==> flow/design.v <==
module MIPS(
	input clk,
	input rst_n,
	input cpu_en,
	input [7:0] data_read,
	input ram_send,
	input ram_receive,
	output reg cpu_send,
	output reg cpu_receive,
	output reg cpu_ready,
	output reg [15:0] data_addr,
	output reg [7:0] data_store,
	output reg [1:0] mem_ctrl, 
	output reg done
	);
	reg [15:0] R [7:0]; 
	reg [15:0] PC,IR;
	reg [3:0] OP;
	reg [2:0] funct; 
	reg [2:0] state,next_state;
	parameter IDLE = 3'b000,
				 IF = 3'b001,
				 ID = 3'b010,
				 EX = 3'b011,
				 MEM = 3'b100,
				 WB = 3'b101;
	always@(posedge clk)
	begin
		if(~(rst_n&cpu_en))
		begin
			state <= IDLE;
		end
		else
		begin
			case(next_state)
				IDLE:state <= IDLE;
				IF:state <= IF;
				ID:state <= ID;
				EX:state <= EX;
				MEM:state <= MEM;
				WB:state <= WB;
				default:state <= state;
			endcase
		end
	end
	reg [15:0] rs,rt;
	reg [5:0] im;
	reg [11:0] addr;
	reg [15:0] temp;
	reg [1:0] read_cnt;
	reg [1:0] write_cnt;
	reg delay_cnt;
	reg delay_en;
	always@(posedge clk) 
	begin
		if(~(rst_n&cpu_en))
		begin
			cpu_ready <= 1'b0;
			delay_cnt <= 1'b0;
		end
		else if(delay_en)
		begin
			if(delay_cnt)
				cpu_ready <= 1'b0; 
			else
			begin
				cpu_ready <= 1'b1;
				delay_cnt <= 1'b1;
			end
		end
		else
		begin
			cpu_ready <= 1'b0;
			delay_cnt <= 1'b0;
		end
	end
	wire [15:0]PC_1;
	assign PC_1 = PC + 16'd2;
	always@(posedge clk)
	begin
		if(~(rst_n&cpu_en))
		begin
			{R[0],R[1],R[2],R[3],R[4],R[5],R[6],R[7]} <= 128'd0;
			{PC,IR} <= 32'd0;
			{rs,rt} <= 32'd0;
			im <= 6'd0;
			addr <= 12'd0;
			temp <= 16'd0;
			{cpu_receive,cpu_send} <= 2'b00;
			next_state <= IDLE;
			data_addr <= 16'd0;
			data_store <= 8'd0;
			OP <= 4'd0;
			IR <= 16'd0;
			funct <= 3'd0;
			delay_en <= 1'b0;
			done <= 1'b0;
			mem_ctrl <= 2'd0; 
			read_cnt <= 2'd0;
			write_cnt <= 2'd0;
		end
		else
		begin
			case(state)
				IDLE:
				begin
					done <= 1'b0;
					next_state <= IF;
					read_cnt <= 2'd0;
					write_cnt <= 2'd0;
					{cpu_receive,cpu_send} <= 2'b00;
					mem_ctrl <= 2'b00; 
				end
				IF:
				begin
					mem_ctrl <= 2'b10; 
					{cpu_receive,cpu_send} <= 2'b00; 
					if(read_cnt == 2'd0)
					begin
						data_addr <= PC;
						delay_en <= 1'b1;
						if(cpu_receive && ram_send) 
						begin
							cpu_receive <= 1'b0;
							delay_en <= 1'b0;
							read_cnt <= 2'd1;
						end
						else if(ram_send) 
						begin
							IR[15:8] <= data_read;
							if(IR[15:8] == data_read)
								cpu_receive <= 1'b1;
							else
								cpu_receive <= 1'b0;
						end
						else
						begin
							IR[15:8] <= IR[15:8];
							read_cnt <= 2'd0;
						end
					end
					else if(read_cnt == 2'd1)
					begin
						data_addr <= PC + 16'd1;
						delay_en <= 1'b1;
						if(cpu_receive && ram_send) 
						begin
							cpu_receive <= 1'b0;
							delay_en <= 1'b0;
							read_cnt <= 2'd2;
						end
						else if(ram_send) 
						begin
							IR[7:0] <= data_read;
							if(IR[7:0] == data_read)
								cpu_receive <= 1'b1;
							else
								cpu_receive <= 1'b0;
						end
						else
						begin
							IR[7:0] <= IR[7:0];
							read_cnt <= 2'd1;
						end
					end
					else if(read_cnt == 2'd2)
					begin
						next_state <= ID;
						PC <= PC + 16'd2;
						read_cnt <= 2'd0;
						mem_ctrl <= 2'b00; 
						{cpu_receive,cpu_send} <= 2'b00;
					end
					else
					begin
						next_state <= IF;
						PC <= PC;
					end
				end
				ID:
				begin
					OP <= IR[15:12];
					case(IR[11:9])
						3'd0:rs <= R[0];
						3'd1:rs <= R[1];
						3'd2:rs <= R[2];
						3'd3:rs <= R[3];
						3'd4:rs <= R[4];
						3'd5:rs <= R[5];
						3'd6:rs <= R[6];
						3'd7:rs <= R[7];
						default:rs <= 16'd0;
					endcase
					case(IR[8:6])
						3'd0:rt <= R[0];
						3'd1:rt <= R[1];
						3'd2:rt <= R[2];
						3'd3:rt <= R[3];
						3'd4:rt <= R[4];
						3'd5:rt <= R[5];
						3'd6:rt <= R[6];
						3'd7:rt <= R[7];
						default:rt <= 16'd0;
					endcase
					funct <= IR[2:0];
					im <= IR[5:0];
					addr <= IR[11:0];
					next_state <= EX;
				end
				EX:
				begin
					if(OP == 4'b0000) 
					begin
						case(funct)
							3'b000,3'b001:temp <= rs + rt; 
							3'b010,3'b011:temp <= rs - rt; 
							3'b100:temp <= (rs < rt) ? 16'd1:16'd0; 
							3'b101:temp <= rs & rt; 
							3'b110:temp <= rs | rt; 
							3'b111:PC <= rs; 
							default:temp <= 16'd0;
						endcase
					end
					else if(OP[3]) 
					begin
						case(OP)
							4'b1000:temp <= rs + {10'd0,im}; 
							4'b1001:temp <= rs - {10'd0,im}; 
							4'b1010:temp <= rs & {10'd0,im}; 
							4'b1011:temp <= rs | {10'd0,im}; 
							4'b1110:PC <= (rs==rt) ? (PC+16'd2+im<<1):PC; 
							4'b1111:PC <= (rs!=rt) ? (PC+16'd2+im<<1):PC; 
							default:temp <= 16'd0;
						endcase
					end
					else if(OP[2]) 
					begin
						if(OP == 4'b0100) 
							PC <= {PC_1[15:12],addr};
						else if(OP == 4'b0101) 
						begin
							R[7] <= PC;
							PC <= {PC_1[15:12],addr};
						end
					end
					else
						next_state <= IDLE;
					next_state <= MEM;
					read_cnt <= 2'd0;
					write_cnt <= 2'd0;
					data_addr <= 16'd0;
				end
				MEM:
				begin
					case(OP)
						4'b1100: 
							begin
								mem_ctrl <= 2'b10; 
								{cpu_receive,cpu_send} <= 2'b00; 
								if(read_cnt == 2'd0)
								begin
									data_addr <= rs + {10'd0,im};
									delay_en <= 1'b1;
									if(cpu_receive && ram_send) 
									begin
										cpu_receive <= 1'b0;
										delay_en <= 1'b0;
										read_cnt <= 2'd1;
									end
									else if(ram_send) 
									begin
										temp[15:8] <= data_read;
										if(temp[15:8] == data_read)
											cpu_receive <= 1'b1;
										else
											cpu_receive <= 1'b0;
									end
									else
									begin
										temp[15:8] <= temp[15:8];
										read_cnt <= 2'd0;
									end
								end
								else if(read_cnt == 2'd1)
								begin
									data_addr <= rs + {10'd0,im} + 16'd1;
									delay_en <= 1'b1;
									if(cpu_receive && ram_send) 
									begin
										cpu_receive <= 1'b0;
										delay_en <= 1'b0;
										read_cnt <= 2'd2;
									end
									else if(ram_send) 
									begin
										temp[7:0] <= data_read;
										if(temp[7:0] == data_read)
											cpu_receive <= 1'b1;
										else
											cpu_receive <= 1'b0;
									end
									else
									begin
										temp[7:0] <= temp[7:0];
										read_cnt <= 2'd1;
									end
								end
								else if(read_cnt == 2'd2)
								begin
									next_state <= WB;
									read_cnt <= 2'd0;
									mem_ctrl <= 2'b00; 
									{cpu_receive,cpu_send} <= 2'b00;
								end
								else
								begin
									next_state <= MEM;
									temp <= temp;
								end
							end
						4'b1101: 
							begin
								mem_ctrl <= 2'b01; 
								{cpu_receive,cpu_send} <= 2'b00; 
								if(write_cnt == 2'd0)
								begin
									data_addr <= rs + {10'd0,im};
									data_store <= rt[15:8];
									if(cpu_send && ram_receive)
									begin
										cpu_send <= 1'b0;
										write_cnt <= 2'd1;
									end
									else if(data_store == rt[15:8])
										cpu_send <= 1'b1;
									else
									begin
										cpu_send <= 1'b0;
										write_cnt <= 2'd0;
									end
								end
								else if(write_cnt == 2'd1)
								begin
									data_addr <= rs + {10'd0,im} + 16'd1;
									data_store <= rt[7:0];
									if(cpu_send && ram_receive)
									begin
										cpu_send <= 1'b0;
										write_cnt <= 2'd2;
									end
									else if(data_store == rt[7:0])
										cpu_send <= 1'b1;
									else
									begin
										cpu_send <= 1'b0;
										write_cnt <= 2'd1;
									end
								end
								else if(write_cnt == 2'd2)
								begin
									next_state <= WB;
									write_cnt <= 2'd0;
									mem_ctrl <= 2'b00; 
									{cpu_receive,cpu_send} <= 2'b00;
								end
								else
								begin
									next_state <= MEM;
									write_cnt <= write_cnt;
								end
							end
						default:
							begin
								mem_ctrl <= 2'b00; 
								temp <= temp;
								data_store <= 8'd0;
								data_addr <= 8'd0;
								next_state <= WB;
							end
					endcase
				end
				WB:
				begin
					if(OP == 4'b0000) 
					begin
						case(IR[5:3])
							3'd0:R[0] <= temp;
							3'd1:R[1] <= temp;
							3'd2:R[2] <= temp;
							3'd3:R[3] <= temp;
							3'd4:R[4] <= temp;
							3'd5:R[5] <= temp;
							3'd6:R[6] <= temp;
							3'd7:R[7] <= temp;
						endcase
					end
					else if(OP[3]) 
					begin
						if((OP[3:2] == 2'b10) | (OP == 4'b1100)) 
						begin
							case(IR[8:6])
								3'd0:R[0] <= temp;
								3'd1:R[1] <= temp;
								3'd2:R[2] <= temp;
								3'd3:R[3] <= temp;
								3'd4:R[4] <= temp;
								3'd5:R[5] <= temp;
								3'd6:R[6] <= temp;
								3'd7:R[7] <= temp;
							endcase
						end
					end
					else 
						{R[0],R[1],R[2],R[3],R[4],R[5],R[6],R[7]} <= {R[0],R[1],R[2],R[3],R[4],R[5],R[6],R[7]};
					done <= 1'b1;
					next_state <= IDLE;
				end
			endcase
		end
	end
endmodule
### From RTL to reports: MIPS

The steps from the RTL of MIPS to its reports follow in flow order.
Lines are those of the file above, counted from 1.
A cell with - has no value.

| inputs | value |
|---|---|
| top module | MIPS |
| clock input | clk |
| standard-cell library | sky130hd |
| corner | tt_025C_1v80 |

### Word-level counts

Source: Yosys, flattened and elaborated. Widths are those after wreduce. Registers that Yosys merges into a memory's read port (data or address) are not register bits. Print and check cells do not count. Equal cells are merged and count once.

| storage and ports | value |
|---|---|
| register bits | 275 |
| bits of input ports | 13 |
| output and inout bits | 30 |
| word-level cells | 378 |

| cells by class | value |
|---|---|
| add/sub/neg operators | 8 |
| order comparisons | 1 |
| equality and inequality tests | 108 |
| muxes and demuxes | 161 |
| bitwise logic cells | 9 |
| reduce/logical cells | 59 |

Operators with widths:

| cell | count |
|---|---|
| two-way mux 16 bit | 62 |
| case mux 16 bit (select 8 bit) | 2 |
| case mux 8 bit (select 5 bit) | 4 |
| case mux 16 bit (select 2 bit) | 4 |
| two-way mux 8 bit | 13 |
| == test 3 bit (second input constant) | 20 |
| == test 8 bit | 6 |
| case mux 16 bit (select 3 bit) | 1 |
| case mux 8 bit (select 2 bit) | 3 |
| AND reduction 5 bit | 9 |
| != test 3 bit (second input constant) | 14 |
| two-way mux 2 bit | 20 |
| == test 3 x 2 -> 1 bit (second input constant) | 12 |
| case mux 3 bit (select 6 bit) | 2 |
| two-way mux 1 bit | 33 |
| adder 16 x 1 -> 16 bit (second input constant) | 2 |
| nonzero test 2 bit | 16 |
| == test 4 bit (second input constant) | 8 |
| != test 2 bit (second input constant) | 15 |
| != test 5 bit (second input constant) | 5 |
| AND reduction 10 bit | 2 |
| != test 4 bit (second input constant) | 5 |
| == test 3 x 1 -> 1 bit (second input constant) | 6 |
| logical NOT 3 bit | 6 |
| two-way mux 3 bit | 6 |
| adder 16 bit | 1 |
| subtractor 16 bit | 1 |
| less-than comparator 16 bit | 1 |

Not listed: further kinds 35, cells in them 67.

### Depth

Depth = most cells in a row (Yosys ltp): at word level without a register or memory, in the mapped netlist without a sequential cell, where the memories' decode and read muxes count.

| logic depth | value |
|---|---|
| word-level depth | 8 |
| ABC_AREA | 0 |
| gate-level depth with buffers | 13 |
| mapped depth without buffers | 12 |

### After synthesis

The flow's flattened synthesis, as Yosys stat reports it; memories are mapped. The netlist is that of the ABC_AREA named above (0 if unset); the other value can give another one.

Cell types:

| cell type | count | area in all (µm²) |
|---|---|---|
| sky130_fd_sc_hd__dfxtp_1 | 274 | 5.49E+03 |
| sky130_fd_sc_hd__mux2i_1 | 187 | 1.87E+03 |
| sky130_fd_sc_hd__nor2_1 | 285 | 1.07E+03 |
| sky130_fd_sc_hd__ha_1 | 75 | 938.4 |
| sky130_fd_sc_hd__mux4_2 | 35 | 788.256 |
| sky130_fd_sc_hd__xnor2_1 | 82 | 718.189 |
| sky130_fd_sc_hd__a21oi_1 | 136 | 680.653 |
| sky130_fd_sc_hd__nand2_1 | 163 | 611.837 |
| sky130_fd_sc_hd__o21ai_0 | 114 | 570.547 |
| sky130_fd_sc_hd__clkbuf_1 | 150 | 563.04 |
| sky130_fd_sc_hd__a211oi_1 | 45 | 337.824 |
| sky130_fd_sc_hd__xor2_1 | 34 | 297.786 |
| sky130_fd_sc_hd__inv_1 | 77 | 289.027 |
| sky130_fd_sc_hd__o211ai_1 | 36 | 270.259 |
| sky130_fd_sc_hd__nand3_1 | 47 | 235.226 |
| sky130_fd_sc_hd__nand2b_1 | 35 | 218.96 |
| sky130_fd_sc_hd__nor3_1 | 39 | 195.187 |
| sky130_fd_sc_hd__o221ai_1 | 21 | 183.926 |

Other cell types: 78; their cells: 446.

| synthesis totals | value |
|---|---|
| cell count | 2281 |
| chip area (Yosys) | 18838.1 µm² |
| sequential area | 5485.3 µm² |
| mapped flip-flops | 274 |
| buffers | 199 |

### Path before layout

Path of least setup slack by OpenSTA after synthesis, without wires, with an ideal clock, recovery checks aside; 20% of the period is set as input and as output delay. Where synthesis merged equal registers, the netlist keeps one of their names.

| timing path after synthesis | value |
|---|---|
| path kind | input -> register |
| start | in ram_send |
| end | reg temp[14] |
| clock period | 10.0 ns |
| input delay | 2.000 ns |
| setup time | 0.131 ns |
| time at the first pin | 2.000 ns |
| data arrival time | 3.460 ns |
| required time | 9.869 ns |
| setup slack | 6.409 ns |
| delay of the path | 1.591 ns |
| stages | 7 |
| path buffers | 0 |
| period reached after synthesis | 3.591 ns |

"delay of the path" = arrival - input delay + setup time.
"stages": output pins that drive a net of the path, with the launching flip-flop's if there is one; two outputs of one cell count as two.
"period reached after synthesis" is the clock period less the worst setup slack; recovery checks do not enter. This is arithmetic on one report: input and output delays are still those of the set period (20% each).
The rows between start and end are the longest chain of elaborated cells between them; the timing report does not say that the signal goes this way. Where chains are equally long, one stands for them.
Each line given opens the expression or statement behind the cell; cells for indexed reads and writes are added by Yosys, which also makes memories of some case tables.
At most two assigning lines are given for a register; there are more.

| between the ends, after synthesis | value |
|---|---|
| cell sequence | sky130_fd_sc_hd__nor2b_1 > sky130_fd_sc_hd__o21ai_0 > sky130_fd_sc_hd__nor3_2 > sky130_fd_sc_hd__nor2_1 > sky130_fd_sc_hd__a32o_1 > sky130_fd_sc_hd__a2111oi_0 > sky130_fd_sc_hd__nor3_1 |
| length of the longest elaborated chain | 5 |
| elaborated cells on any way between the ends | 9 |
| those cells by class | eq/ne: 2; mux: 5; reduce/logical: 2 |

RTL lines, path after synthesis:

| element | line | RTL |
|---|---|---|
| from (decl) | 6 | `input ram_send,` |
| two-way mux 8 bit | 270 | `else if(ram_send)` |
| two-way mux 8 bit | 264 | `if(cpu_receive && ram_send)` |
| two-way mux 8 bit | 260 | `if(read_cnt == 2'd0)` |
| two-way mux 8 bit | 255 | `case(OP)` |
| case mux 8 bit (select 2 bit) | 104 | `case(state)` |
| to (assign) | 215 | `3'b000,3'b001:temp <= rs + rt;` |
| to (assign) | 216 | `3'b010,3'b011:temp <= rs - rt;` |
| to (decl) | 49 | `reg [15:0] temp;` |

### Path in the finished layout

From the final timing report of flow run 1: the path of least setup slack in the routed layout; clock arrival at registers is part of the times.

| timing path post-layout | value |
|---|---|
| path kind | register -> register |
| start | reg (no name shown) |
| end | reg data_addr[14] |
| clock period | 7.42 ns |
| setup time | 0.11 ns |
| time at the first pin | 0.56 ns |
| data arrival time | 4.46 ns |
| required time | 7.87 ns |
| setup slack | 3.42 ns |
| stages | 11 |
| path buffers | 0 |

At most two assigning lines are given for a register; there are more.

| between the ends, post-layout | value |
|---|---|
| cell sequence | sky130_fd_sc_hd__dfxtp_1 > sky130_fd_sc_hd__inv_1 > sky130_fd_sc_hd__ha_1 > sky130_fd_sc_hd__ha_1 > sky130_fd_sc_hd__nand2_1 > sky130_fd_sc_hd__nor3_1 > sky130_fd_sc_hd__and3_1 > sky130_fd_sc_hd__nand3_1 > sky130_fd_sc_hd__or4_1 > sky130_fd_sc_hd__a31oi_1 > sky130_fd_sc_hd__nor2_1 |

RTL lines, path post-layout:

| element | line | RTL |
|---|---|---|
| to (assign) | 144 | `data_addr <= PC + 16'd1;` |
| to (assign) | 262 | `data_addr <= rs + {10'd0,im};` |
| to (decl) | 11 | `output reg [15:0] data_addr,` |

No chain of elaborated cells between the ends is given.

Module MIPS, platform sky130hd: 6 stored runs of the flow (Yosys, OpenROAD) with differing settings, in no particular order. Input and output delays are each 20% of the period that was set; the output load is 0.01 pF.
By "clock period achieved" is meant the clock period of the run minus its worst setup slack. This is arithmetic on one report: input and output delays are still those of the set period (20% each).
"critical path time" = time allowed to the worst setup path (clock period - input delay - output delay, where it has them) - its slack; a late launch clock adds to it, a late capture clock takes from it.

#### Flow run 1

| setting | value |
|---|---|
| period_ns | `7.42` |
| CAP_MARGIN | `20` |
| CORE_MARGIN | `2` |
| CORE_UTILIZATION | `40` |
| SLEW_MARGIN | `20` |

| result | value |
|---|---|
| standard-cell area of the final layout | 20741.1 µm² |
| worst hold slack in the final report | 0.398 ns |
| critical path time | 4.00 ns |
| critical path kind | register -> register |
| chip area after synthesis (Yosys) | 18838.1 µm² |
| clock period achieved | 4.005 ns |
| setup slack of the critical path | 3.415 ns |
| die outline area | 48847.6 µm² |

#### Flow run 2

| setting | value |
|---|---|
| CAP_MARGIN | `40` |
| CELL_PAD_IN_SITES_GLOBAL_PLACEMENT | `2` |
| CORE_ASPECT_RATIO | `0.96` |
| CORE_UTILIZATION | `32` |
| GPL_TIMING_DRIVEN | `1` |
| MIN_ROUTING_LAYER | `met2` |
| PLACE_DENSITY_LB_ADDON | `0.09` |
| SLEW_MARGIN | `0` |
| period_ns | `10.0` |
| CORE_MARGIN | `2` |

| result | value |
|---|---|
| standard-cell area of the final layout | 21316.7 µm² |
| worst hold slack in the final report | 0.353 ns |
| critical path time | 4.71 ns |
| critical path kind | register -> register |
| chip area after synthesis (Yosys) | 18838.1 µm² |
| clock period achieved | 4.706 ns |
| setup slack of the critical path | 5.294 ns |
| die outline area | 60825.3 µm² |

#### Flow run 3

| setting | value |
|---|---|
| ABC_AREA | `1` |
| CAP_MARGIN | `25` |
| CELL_PAD_IN_SITES_DETAIL_PLACEMENT | `2` |
| CELL_PAD_IN_SITES_GLOBAL_PLACEMENT | `1` |
| CORE_ASPECT_RATIO | `0.81` |
| CORE_MARGIN | `3` |
| CORE_UTILIZATION | `22` |
| CTS_CLUSTER_SIZE | `90` |
| GPL_ROUTABILITY_DRIVEN | `1` |
| HOLD_SLACK_MARGIN | `0.29` |
| MAX_ROUTING_LAYER | `met5` |
| MIN_ROUTING_LAYER | `met1` |
| PLACE_DENSITY_LB_ADDON | `0.29` |
| TNS_END_PERCENT | `100` |
| period_ns | `3.15` |
| SLEW_MARGIN | `20` |

| result | value |
|---|---|
| standard-cell area of the final layout | 21637.0 µm² |
| worst hold slack in the final report | 0.393 ns |
| critical path time | 2.96 ns |
| critical path kind | register -> register |
| chip area after synthesis (Yosys) | 17972.2 µm² |
| clock period achieved | 2.959 ns |
| setup slack of the critical path | 0.191 ns |
| die outline area | 85176.3 µm² |

#### Flow run 4

| setting | value |
|---|---|
| CAP_MARGIN | `35` |
| CELL_PAD_IN_SITES_DETAIL_PLACEMENT | `0` |
| CORE_MARGIN | `3` |
| CORE_UTILIZATION | `51` |
| HOLD_SLACK_MARGIN | `-0.04` |
| MAX_ROUTING_LAYER | `met4` |
| PLACE_DENSITY | `0.39` |
| SETUP_SLACK_MARGIN | `0.39` |
| SLEW_MARGIN | `30` |
| period_ns | `2.5` |

| result | value |
|---|---|
| standard-cell area of the final layout | 25567.0 µm² |
| worst hold slack in the final report | 0.381 ns |
| critical path time | 3.05 ns |
| critical path kind | register -> register |
| chip area after synthesis (Yosys) | 18838.1 µm² |
| clock period achieved | 3.050 ns |
| setup slack of the critical path | -0.550 ns |
| die outline area | 39279.3 µm² |

#### Flow run 5

| setting | value |
|---|---|
| ABC_AREA | `1` |
| CAP_MARGIN | `15` |
| CELL_PAD_IN_SITES_DETAIL_PLACEMENT | `0` |
| CORE_ASPECT_RATIO | `0.81` |
| CORE_MARGIN | `2` |
| CORE_UTILIZATION | `22` |
| CTS_CLUSTER_SIZE | `90` |
| GPL_ROUTABILITY_DRIVEN | `1` |
| MAX_ROUTING_LAYER | `met4` |
| MIN_ROUTING_LAYER | `met1` |
| PLACE_DENSITY_LB_ADDON | `0.29` |
| TNS_END_PERCENT | `100` |
| period_ns | `3.15` |
| SLEW_MARGIN | `20` |

| result | value |
|---|---|
| standard-cell area of the final layout | 21587.0 µm² |
| worst hold slack in the final report | 0.396 ns |
| critical path time | 2.95 ns |
| critical path kind | register -> register |
| chip area after synthesis (Yosys) | 17972.2 µm² |
| clock period achieved | 2.953 ns |
| setup slack of the critical path | 0.197 ns |
| die outline area | 84006.6 µm² |

#### Flow run 6

| setting | value |
|---|---|
| period_ns | `10.0` |
| CAP_MARGIN | `20` |
| CORE_MARGIN | `2` |
| CORE_UTILIZATION | `40` |
| SLEW_MARGIN | `20` |

| result | value |
|---|---|
| standard-cell area of the final layout | 20749.9 µm² |
| worst hold slack in the final report | 0.411 ns |
| critical path time | 2.26 ns |
| critical path kind | input -> register |
| chip area after synthesis (Yosys) | 18838.1 µm² |
| clock period achieved | 4.264 ns |
| setup slack of the critical path | 5.736 ns |
| die outline area | 48847.6 µm² |
